==> flow/design.v <==
module AMBA_AXI_ram
#(
	parameter ID_WIDTH = 4,
	parameter ADDR_WIDTH = 8,
	parameter DATA_WIDTH = 16,
	parameter BRESP_WIDTH = 3,
	parameter WR_MEM_DELAY = 0,
	parameter RD_MEM_DELAY = 0
)
(
	clk,
	rst_n,
	s_axi_awvalid,
	s_axi_awready,
	s_axi_awid,
	s_axi_awaddr,
	s_axi_awlen,
	s_axi_awsize,
	s_axi_awburst, 							 
	s_axi_wvalid,
	s_axi_wready,
	s_axi_wdata,
	s_axi_wstrb, 
	s_axi_wlast,
	s_axi_bvalid,
	s_axi_bready,
	s_axi_bid,
	s_axi_bresp,
	s_axi_arvalid,
	s_axi_arready,
	s_axi_arid,
	s_axi_araddr,
	s_axi_arlen,
	s_axi_arsize,
	s_axi_arburst,
	s_axi_rvalid,
	s_axi_rready,
	s_axi_rid,
	s_axi_rdata,
	s_axi_rresp,
	s_axi_rlast
);
parameter STROBE_WIDTH = DATA_WIDTH/8;
parameter W_STATE_IDLE = 2'd0;
parameter W_STATE_BRUST = 2'd1;
parameter W_STATE_RESPON = 2'd2;
parameter R_STATE_IDLE = 1'd0;
parameter R_STATE_BRUST = 1'd1;
parameter MEM_ADDR_SIZE = ADDR_WIDTH - $clog2(STROBE_WIDTH);  
input 								clk, rst_n;
input 								s_axi_awvalid;
output reg 							s_axi_awready;
input [ID_WIDTH - 1 : 0] 			s_axi_awid;
input [ADDR_WIDTH - 1 : 0] 			s_axi_awaddr;
input [7:0] 						s_axi_awlen;
input [2:0] 						s_axi_awsize;
input [1:0] 						s_axi_awburst; 
input 								s_axi_wvalid;
output reg 							s_axi_wready;
input [DATA_WIDTH - 1 : 0] 			s_axi_wdata;
input [STROBE_WIDTH - 1 : 0]		s_axi_wstrb;
input 								s_axi_wlast;
output reg	 						s_axi_bvalid;
input 								s_axi_bready;
output [ID_WIDTH - 1 : 0] 			s_axi_bid;
output [BRESP_WIDTH - 1 : 0] 		s_axi_bresp;
input 								s_axi_arvalid;
output reg							s_axi_arready;
input [ID_WIDTH - 1 : 0] 			s_axi_arid;
input [ADDR_WIDTH - 1 : 0] 			s_axi_araddr;
input [7:0]							s_axi_arlen;
input [2:0]							s_axi_arsize;
input [1:0]							s_axi_arburst;
output reg							s_axi_rvalid;
input 								s_axi_rready;
output [ID_WIDTH - 1 : 0] 			s_axi_rid;
output reg [DATA_WIDTH - 1 : 0]		s_axi_rdata;
output [BRESP_WIDTH - 1 : 0]		s_axi_rresp;
output reg							s_axi_rlast;
integer i;
reg [1:0] W_state, W_next_state;  
reg R_state, R_next_state;
reg [DATA_WIDTH - 1 : 0] mem[(1 << MEM_ADDR_SIZE) - 1 : 0];  
reg [1+$clog2(WR_MEM_DELAY) : 0] wr_mem_delay_cnt;
reg [1+$clog2(RD_MEM_DELAY) : 0] rd_mem_delay_cnt;
wire wr_mem_done, rd_mem_done;
reg [ID_WIDTH - 1 : 0] 			s_axi_awid_reg;
reg [ADDR_WIDTH - 1 : 0] 		s_axi_awaddr_reg;
reg [2:0] 						s_axi_awsize_reg;
reg [1:0] 						s_axi_awburst_reg;
reg [7:0] wdata_index_cnt;
wire [MEM_ADDR_SIZE - 1 : 0] 	awaddr_mem, araddr_mem;
wire wr_data_hand_en, rd_data_hand_en;
reg [ID_WIDTH - 1 : 0] 			s_axi_arid_reg;
reg [ADDR_WIDTH - 1 : 0] 		s_axi_araddr_reg;
reg [2:0] 						s_axi_arsize_reg;
reg [1:0] 						s_axi_arburst_reg;
reg [7:0] rdata_index_cnt;
always@(*)begin
    case(W_state)
        W_STATE_IDLE:begin
			if(s_axi_awvalid && s_axi_awready)
				W_next_state = W_STATE_BRUST;
			else
				W_next_state = W_STATE_IDLE;
        end
        W_STATE_BRUST:begin
			if(wdata_index_cnt > 0 || ~wr_mem_done)
				W_next_state = W_STATE_BRUST;
			else
				W_next_state = W_STATE_RESPON;
        end
        W_STATE_RESPON:begin
            if(s_axi_bready)
				W_next_state = W_STATE_IDLE;
			else
				W_next_state = W_STATE_RESPON;
        end
		  default: W_next_state = W_STATE_IDLE;
    endcase
end
always@(posedge clk, negedge rst_n)begin
    if(~rst_n)begin
        W_state <= W_STATE_IDLE;
    end
    else begin
        W_state <= W_next_state;
    end
end
always@(posedge clk, negedge rst_n)begin
    if(~rst_n)begin
		  s_axi_awid_reg 	<= 0;
		  s_axi_awsize_reg	<= 0;
		  s_axi_awburst_reg	<= 0;
    end
    else begin
		if(W_state == W_STATE_IDLE & s_axi_awvalid & s_axi_awready)begin
			  s_axi_awid_reg 	<= s_axi_awid;
			  s_axi_awsize_reg	<= s_axi_awsize < ($clog2(STROBE_WIDTH)) ? s_axi_awsize : ($clog2(STROBE_WIDTH));
			  s_axi_awburst_reg	<= s_axi_awburst;
		end
    end
end
always@(posedge clk, negedge rst_n)begin
    if(~rst_n)begin
        wdata_index_cnt <= 0;
    end
    else begin
		if(W_state == W_STATE_IDLE && s_axi_awvalid && s_axi_awready)
			wdata_index_cnt <= s_axi_awlen;
		else if(wr_data_hand_en)
			wdata_index_cnt <= wdata_index_cnt - 1;
    end
end
always@(posedge clk, negedge rst_n)begin
    if(~rst_n)begin
        s_axi_awaddr_reg <= 0;
    end
    else begin
        if(W_state == W_STATE_IDLE && s_axi_awvalid && s_axi_awready)
			s_axi_awaddr_reg <= s_axi_awaddr;
		else if(wr_data_hand_en && wdata_index_cnt > 1 && s_axi_awburst_reg != 2'b00)
			s_axi_awaddr_reg <= s_axi_awaddr_reg + (1 << s_axi_awsize_reg);
    end
end
assign awaddr_mem = s_axi_awaddr_reg >> ($clog2(STROBE_WIDTH));
always@(posedge clk, negedge rst_n)begin
    if(~rst_n)begin
        s_axi_awready <= 0;
    end
    else begin
        if(W_state == W_STATE_IDLE)
			s_axi_awready <= 1;
		else
			s_axi_awready <= 0;
    end
end
assign wr_data_hand_en = (W_state == W_STATE_BRUST && s_axi_wready && s_axi_wvalid);
assign wr_mem_done = wr_mem_delay_cnt == WR_MEM_DELAY;
always@(posedge clk, negedge rst_n)begin
    if(~rst_n)begin
        s_axi_wready <= 0;
    end
    else begin
        if (W_state == W_STATE_IDLE && W_next_state == W_STATE_BRUST || W_state == W_STATE_BRUST && W_next_state != W_STATE_RESPON && wr_mem_done)
			s_axi_wready <= 1;
		else
			s_axi_wready <= 0;
    end
end
always@(posedge clk, negedge rst_n)begin
    if(~rst_n)begin
        wr_mem_delay_cnt <= 0;
    end
    else begin
		if(wr_mem_done)
			wr_mem_delay_cnt <= 0; 
		else if(wr_data_hand_en || W_state == W_STATE_BRUST && wr_mem_delay_cnt > 0)
        	wr_mem_delay_cnt <= wr_mem_delay_cnt + 1;
    end
end
always@(posedge clk, negedge rst_n)begin
    if(~rst_n)begin
        s_axi_bvalid <= 0;
    end
    else begin
        if (W_state != W_STATE_RESPON )
			s_axi_bvalid <= 0;
		else
			s_axi_bvalid <= 1;
    end
end
assign s_axi_bid = s_axi_awid_reg;
assign s_axi_bresp = {BRESP_WIDTH{1'b0}};
always@(*)begin
    case(R_state)
        R_STATE_IDLE:begin
			if(s_axi_arvalid && s_axi_arready)
				R_next_state = R_STATE_BRUST;
			else
				R_next_state = R_STATE_IDLE;
        end
        R_STATE_BRUST:begin
			if(rdata_index_cnt > 1 || ~rd_mem_done)
				R_next_state = R_STATE_BRUST;
			else
				R_next_state = R_STATE_IDLE;
        end
		default: R_next_state = R_STATE_IDLE;
    endcase
end
always@(posedge clk, negedge rst_n)begin
    if(~rst_n)begin
        R_state <= R_STATE_IDLE;
    end
    else begin
        R_state <= R_next_state;
    end
end
always@(posedge clk, negedge rst_n)begin
    if(~rst_n)begin
		  s_axi_arid_reg 	<= 0;
		  s_axi_arsize_reg	<= 0;
		  s_axi_arburst_reg	<= 0;
    end
    else begin
		if(R_state == R_STATE_IDLE & s_axi_arvalid & s_axi_arready)begin
			  s_axi_arid_reg 	<= s_axi_arid;
			  s_axi_arsize_reg	<= s_axi_arsize < ($clog2(STROBE_WIDTH)) ? s_axi_arsize : ($clog2(STROBE_WIDTH));
			  s_axi_arburst_reg	<= s_axi_arburst;
		end
    end
end
always@(posedge clk, negedge rst_n)begin
    if(~rst_n)begin
        rdata_index_cnt <= 0;
    end
    else begin
		if(R_state == R_STATE_IDLE && s_axi_arvalid && s_axi_arready)
			rdata_index_cnt <= s_axi_arlen;
		else if(rd_data_hand_en && rd_mem_done)
			rdata_index_cnt <= rdata_index_cnt - 1;
    end
end
always@(posedge clk, negedge rst_n)begin
    if(~rst_n)begin
        s_axi_araddr_reg <= 0;
    end
    else begin
        if(R_state == R_STATE_IDLE && s_axi_arvalid && s_axi_arready)
			s_axi_araddr_reg <= s_axi_araddr;
		else if(rd_data_hand_en && rd_mem_done && s_axi_arburst_reg != 2'b00)
			s_axi_araddr_reg <= s_axi_araddr_reg + (1 << s_axi_arsize_reg);
    end
end
assign araddr_mem = s_axi_araddr_reg >> ($clog2(STROBE_WIDTH));
always@(posedge clk, negedge rst_n)begin
    if(~rst_n)begin
        s_axi_arready <= 0;
    end
    else begin
        if(R_state == R_STATE_IDLE)
			s_axi_arready <= 1;
		else
			s_axi_arready <= 0;
    end
end
assign rd_data_hand_en = (R_state == R_STATE_BRUST && s_axi_rready);
assign rd_mem_done = rd_mem_delay_cnt == RD_MEM_DELAY;
always@(posedge clk, negedge rst_n)begin
    if(~rst_n)begin
        s_axi_rvalid <= 0;
    end
    else begin
        if (R_state == R_STATE_BRUST && rd_mem_done)
			s_axi_rvalid <= 1;
		else
			s_axi_rvalid <= 0;
    end
end
always@(posedge clk, negedge rst_n)begin
    if(~rst_n)begin
        rd_mem_delay_cnt <= 0;
    end
    else begin
		if(rd_mem_done)
			rd_mem_delay_cnt <= 0; 
		else if(rd_data_hand_en || R_state == R_STATE_BRUST && rd_mem_delay_cnt > 0)
        	rd_mem_delay_cnt <= rd_mem_delay_cnt + 1;
    end
end
assign s_axi_rid = s_axi_arid_reg;
assign s_axi_rresp = {BRESP_WIDTH{1'b0}};
always@(posedge clk, negedge rst_n)begin
    if(~rst_n)begin
        s_axi_rdata <= 0;
    end
    else begin
		if(rd_data_hand_en && rd_mem_done)
        	s_axi_rdata <= mem[araddr_mem];
    end
end
always@(posedge clk, negedge rst_n)begin
    if(~rst_n)begin
        s_axi_rlast <= 0;
    end
    else begin
		if(rdata_index_cnt == 1 && rd_mem_done)
        	s_axi_rlast <= 1;
		else
			s_axi_rlast <= 0;
    end
end
always@(posedge clk, negedge rst_n)begin
    if(~rst_n)begin
        for	(i=0; i<(1 << MEM_ADDR_SIZE);i=i+1)
			mem[i] <= 0;
    end
    else begin
        for(i=0; i<STROBE_WIDTH; i=i+1)begin
			if(wr_data_hand_en & s_axi_wstrb[i])
				mem[awaddr_mem][8*(i+1)-1 -: 8] <= s_axi_wdata[8*(i+1)-1 -: 8];
		end
    end
end
endmodule 
# --- Tool chain data of AMBA_AXI_ram ---
# Tool output for the design above, in the order of the flow.
# Lines are those of the file above, counted from 1.
# Operators carry their Yosys type and port widths (W data, S select, Z words).
# Library cell names are shortened.
setup:
  design: "AMBA_AXI_ram"
  clk_port: "clk"
  library: "sky130hd"
  pvt_corner: "tt_025C_1v80"

# --- After elaboration ---
# Counts by Yosys on the flattened word-level netlist (proc, flatten, opt, wreduce). Print and check cells are left out. Cells with the same type and inputs are merged into one.
bits:
  reg_bits: 2127
  inputBits: 76
  out_inout_bits: 36
  word_cells: 883
classes:
  n_addsub: 6
  n_cmp: 7
  n_eq: 260
  shift: 2
  mux: 28
  n_logic: 9
  reduce_logical: 294
ops:
  columns: ["operator", "count"]
  rows:
  - ["$pmux W16 S128", 1]
  - ["$eq A7 B7 Y1 const B", 128]
  - ["$reduce_and A2 Y1", 256]
  - ["$eq A7 B6 Y1 const B", 64]
  - ["$eq A7 B5 Y1 const B", 32]
  - ["$eq A7 B4 Y1 const B", 16]
  - ["$mux W8", 8]
  - ["$eq A7 B3 Y1 const B", 8]
  - ["$eq A7 B2 Y1 const B", 4]
  - ["$gt A8 B1 Y1 const B", 3]
  - ["$logic_and A1 B1 Y1", 20]
  - ["$shl A1 B3 Y8 const A", 2]
  - ["$reduce_bool A2 Y1", 8]
  - ["$sub A8 B1 Y8 const B", 2]
  - ["$add A8 B8 Y8", 2]
  - ["$eq A7 B1 Y1 const B", 2]
  - ["$logic_not A7 Y1", 2]
  - ["$mux W2", 6]
  - ["$mux W1", 9]
  - ["$eq A8 B1 Y1 const B", 1]
  - ["$and A1 B1 Y1", 6]
  - ["$logic_not A2 Y1", 3]
  - ["$lt A3 B1 Y1 const B", 2]
  - ["$pmux W2 S3", 1]
  - ["$mux W3", 2]
  - ["$logic_or A1 B1 Y1", 5]
  - ["$add A2 B1 Y2 const B", 2]
  - ["$gt A2 B1 Y1 const B", 2]
# Other operator kinds: 5; their cells: 9.

# --- Depth ---
# Yosys ltp: most cells in a row. Word level: on the elaborated netlist, between registers, memories and ports. Mapped: between sequential cells and ports; inverters and the memories' decode and read muxes count.
depth:
  ltp_word: 10
  ABC_AREA: 1
  ltp_mapped: 16
  ltp_nobuf: 14

# --- After synthesis ---
# Source: synth_stat.txt of the flow (Yosys; design flattened, memories mapped). It holds for the ABC_AREA given above (unset counts as 0); a run with the other value may have another netlist.
# Totals and module areas in this step are rounded.
synth_totals:
  cells: 12126
  yosys_area_um2: 95600
  seq_area_um2: 53300
  flip_flops: 2128
  n_buf: 825
types:
  columns: ["cell", "count", "area_total_um2"]
  rows:
  - ["dfrtp_1", 2127, 5.32E+04]
  - ["nand2_1", 4761, 1.79E+04]
  - ["o21ai_0", 2090, 1.05E+04]
  - ["nand3_1", 1123, 5620.39]
  - ["nor2_1", 922, 3.46E+03]
  - ["clkbuf_1", 652, 2.45E+03]
  - ["buf_2", 141, 705.677]
  - ["inv_1", 126, 472.954]
  - ["ha_1", 23, 287.776]
  - ["o211ai_1", 17, 127.622]
  - ["a21oi_1", 20, 100.096]
  - ["buf_1", 25, 93.84]
  - ["nor3_1", 18, 90.086]
  - ["nor2_2", 12, 75.072]
  - ["o22ai_1", 11, 68.816]
  - ["buf_4", 7, 52.55]
  - ["xor2_1", 6, 52.55]
  - ["a31oi_1", 8, 50.048]
# Other cell types: 18; their cells: 37.

# --- Worst setup path after synthesis ---
# Path of least setup slack by OpenSTA after synthesis, without wires, with an ideal clock, recovery checks aside; 20% of the period is set as input and as output delay. Where synthesis merged equal registers, the netlist keeps one of their names.
synth_timing:
  path_type: "input -> register"
  startpoint: "input port s_axi_wvalid"
  endpoint: "register mem[126][13]"
  period_ns: 5.5
  input_delay_ns: 1.100
  setup_time_ns: 0.133
  t_first_pin_ns: 1.100
  arrival_time_ns: 2.300
  required_time_ns: 5.367
  slack_ns: 3.067
  delay_ns: 1.333
  stages: 8
  path_buffers: 3
  period_less_setup_slack_ns: 2.433
# "delay_ns" is the arrival time less input delay plus setup time.
# "stages": output pins that drive a net of the path, with the launching flip-flop's if there is one; two outputs of one cell count as two.
# "period_less_setup_slack_ns" is the clock period less the worst setup slack; recovery checks do not enter. This is arithmetic on one report: input and output delays are still those of the set period (20% each).
# Between the ends stands the longest chain of elaborated cells between them, by number of cells; it is not shown to be the way that was timed. Of several equally long chains one is given.
# A line is the first line of the expression or statement that the cell stems from. Yosys adds cells for indexed reads and writes and turns some case tables into memories.
synth_between:
  path_cell_list: "nand3_1 -> nor2_1 -> buf_2 -> buf_2 -> nand3_1 -> clkbuf_1 -> nand2_1 -> o21ai_0"
  elab_chain_len: 3
  cells_between: 3
  cone_lines: 2
  classes_between: "logic (1); reduce/logical (2)"
synth_lines:
  columns: ["item", "line", "text"]
  rows:
  - ["from (decl)", 58, "input s_axi_wvalid;"]
  - ["$logic_and A1 B1 Y1", 178, "assign wr_data_hand_en = (W_state == W_STATE_BRUST && s_axi_wready && s_axi_wvalid);"]
  - ["$and A1 B1 Y1", 341, "if(wr_data_hand_en & s_axi_wstrb[i])"]
  - ["$reduce_and A2 Y1", null, null]
  - ["to (assign)", 337, "mem[i] <= 0;"]
  - ["to (assign)", 342, "mem[awaddr_mem][8*(i+1)-1 -: 8] <= s_axi_wdata[8*(i+1)-1 -: 8];"]
  - ["to (decl)", 83, "reg [DATA_WIDTH - 1 : 0] mem[(1 << MEM_ADDR_SIZE) - 1 : 0];"]

# --- Worst path after layout ---
# Path of least setup slack in the final report of run 3 (OpenROAD, finished layout, wires in). Where an end is a register, its clock arrival counts in the times.
layout_timing:
  path_type: "register -> register"
  startpoint: "register s_axi_araddr_reg[1]"
  endpoint: "register s_axi_rdata[6]"
  period_ns: 7.78
  setup_time_ns: 0.11
  t_first_pin_ns: 0.89
  arrival_time_ns: 6.32
  required_time_ns: 8.57
  slack_ns: 2.25
  stages: 16
  path_buffers: 1
# Between the ends stands the longest chain of elaborated cells between them, by number of cells; it is not shown to be the way that was timed. Of several equally long chains one is given.
# At most two assigning lines are given for a register; there are more.
layout_between:
  path_cell_list: "dfrtp_1 -> inv_1 -> nor2_1 -> nand2_1 -> nor2_1 -> buf_2 -> nand2_1 -> nand2_1 -> nor2_1 -> nand2_1 -> nor2_1 -> nand2_1 -> nor2_1 -> nand3_1 -> nand2_1 -> nand2_1"
  elab_chain_len: 2
  cells_between: 129
  cone_lines: 1
  classes_between: "eq/ne (127); mux (1); reduce/logical (1)"
layout_lines:
  columns: ["item", "line", "text"]
  rows:
  - ["from (decl)", 95, "reg [ADDR_WIDTH - 1 : 0] s_axi_araddr_reg;"]
  - ["from (assign)", 271, "s_axi_araddr_reg <= s_axi_araddr;"]
  - ["from (assign)", 273, "s_axi_araddr_reg <= s_axi_araddr_reg + (1 << s_axi_arsize_reg);"]
  - ["$eq A7 B7 Y1", 320, "s_axi_rdata <= mem[araddr_mem];"]
  - ["$pmux W16 S128", 320, null]
  - ["to (assign)", 316, "s_axi_rdata <= 0;"]
  - ["to (assign)", 320, null]
  - ["to (decl)", 77, "output reg [DATA_WIDTH - 1 : 0] s_axi_rdata;"]

# Design AMBA_AXI_ram on sky130hd. What follows are 5 stored runs of the flow, each under its own settings; their order means nothing. The constraints put input and output delay at 20% of the set period each and load the outputs with 0.01 pF.
# "timing.worst_path_ns" = time allowed to the worst setup path (clock period - input delay - output delay, where it has them) - its slack; a late launch clock adds to it, a late capture clock takes from it.
# "power.total_mw": no workload was simulated; the value follows from the tool's default switching activity.
# Results are given in rounded form.
runs:
  - name: "run 1"
    settings:
      ABC_AREA: 0
      CAP_MARGIN: 40
      CELL_PAD_IN_SITES_DETAIL_PLACEMENT: 1
      CORE_UTILIZATION: 67
      CTS_CLUSTER_DIAMETER: 57
      GPL_TIMING_DRIVEN: 1
      MAX_ROUTING_LAYER: "met5"
      PLACE_DENSITY_LB_ADDON: 0.23
      SETUP_SLACK_MARGIN: 1.92
      SLEW_MARGIN: 35
      TNS_END_PERCENT: 40
      period_ns: 8.15
      CORE_MARGIN: 2
    outcome: "did not finish, routing stopped with GRT-0116"
  - name: "run 2"
    settings:
      CAP_MARGIN: 25
      CELL_PAD_IN_SITES_DETAIL_PLACEMENT: 0
      CELL_PAD_IN_SITES_GLOBAL_PLACEMENT: 0
      CORE_ASPECT_RATIO: 0.9
      CORE_UTILIZATION: 40
      CTS_CLUSTER_SIZE: 45
      GPL_ROUTABILITY_DRIVEN: 0
      MIN_ROUTING_LAYER: "met2"
      PLACE_DENSITY_LB_ADDON: 0.22
      SETUP_SLACK_MARGIN: 0.95
      TNS_END_PERCENT: 25
      period_ns: 4.7
      CORE_MARGIN: 2
      SLEW_MARGIN: 20
    outcome: "did not finish, routing stopped with GRT-0116"
  - name: "run 3"
    settings:
      ABC_AREA: 1
      CORE_ASPECT_RATIO: 0.87
      CORE_MARGIN: 10
      CORE_UTILIZATION: 20
      CTS_CLUSTER_DIAMETER: 176
      CTS_CLUSTER_SIZE: 14
      GPL_ROUTABILITY_DRIVEN: 0
      GPL_TIMING_DRIVEN: 0
      MAX_ROUTING_LAYER: "met4"
      PLACE_DENSITY_LB_ADDON: 0.23
      TNS_END_PERCENT: 95
      period_ns: 7.78
      CAP_MARGIN: 20
      SLEW_MARGIN: 20
    results:
      synth_area_um2: 95600
      final_die_area_um2: 506000
      util_frac: 0.239
      setup_worst_slack_ns: 2.25
      timing.setup.tns_ns: 0.000
      holdWs_ns: 0.439
      power.total_mw: 29.6
      timing.worst_path_ns: 5.53
      worst_path_kind: "register -> register"
  - name: "run 4"
    settings:
      ABC_AREA: 1
      CORE_ASPECT_RATIO: 0.87
      CORE_UTILIZATION: 20
      CTS_CLUSTER_DIAMETER: 176
      CTS_CLUSTER_SIZE: 93
      GPL_ROUTABILITY_DRIVEN: 0
      HOLD_SLACK_MARGIN: 0.22
      MAX_ROUTING_LAYER: "met5"
      PLACE_DENSITY_LB_ADDON: 0.23
      TNS_END_PERCENT: 15
      period_ns: 7.78
      CAP_MARGIN: 20
      CORE_MARGIN: 2
      SLEW_MARGIN: 20
    results:
      synth_area_um2: 95600
      final_die_area_um2: 483000
      util_frac: 0.219
      setup_worst_slack_ns: 2.74
      timing.setup.tns_ns: 0.000
      holdWs_ns: 0.451
      power.total_mw: 23.4
      timing.worst_path_ns: 5.04
      worst_path_kind: "register -> register"
  - name: "run 5"
    settings:
      ABC_AREA: 1
      CORE_ASPECT_RATIO: 0.87
      CORE_MARGIN: 10
      CORE_UTILIZATION: 20
      CTS_CLUSTER_DIAMETER: 176
      CTS_CLUSTER_SIZE: 14
      GPL_ROUTABILITY_DRIVEN: 0
      GPL_TIMING_DRIVEN: 0
      HOLD_SLACK_MARGIN: 0.22
      MAX_ROUTING_LAYER: "met5"
      PLACE_DENSITY_LB_ADDON: 0.23
      TNS_END_PERCENT: 15
      period_ns: 7.78
      CAP_MARGIN: 20
      SLEW_MARGIN: 20
    results:
      synth_area_um2: 95600
      final_die_area_um2: 506000
      util_frac: 0.239
      setup_worst_slack_ns: 2.15
      timing.setup.tns_ns: 0.000
      holdWs_ns: 0.439
      power.total_mw: 29.6
      timing.worst_path_ns: 5.63
      worst_path_kind: "register -> register"
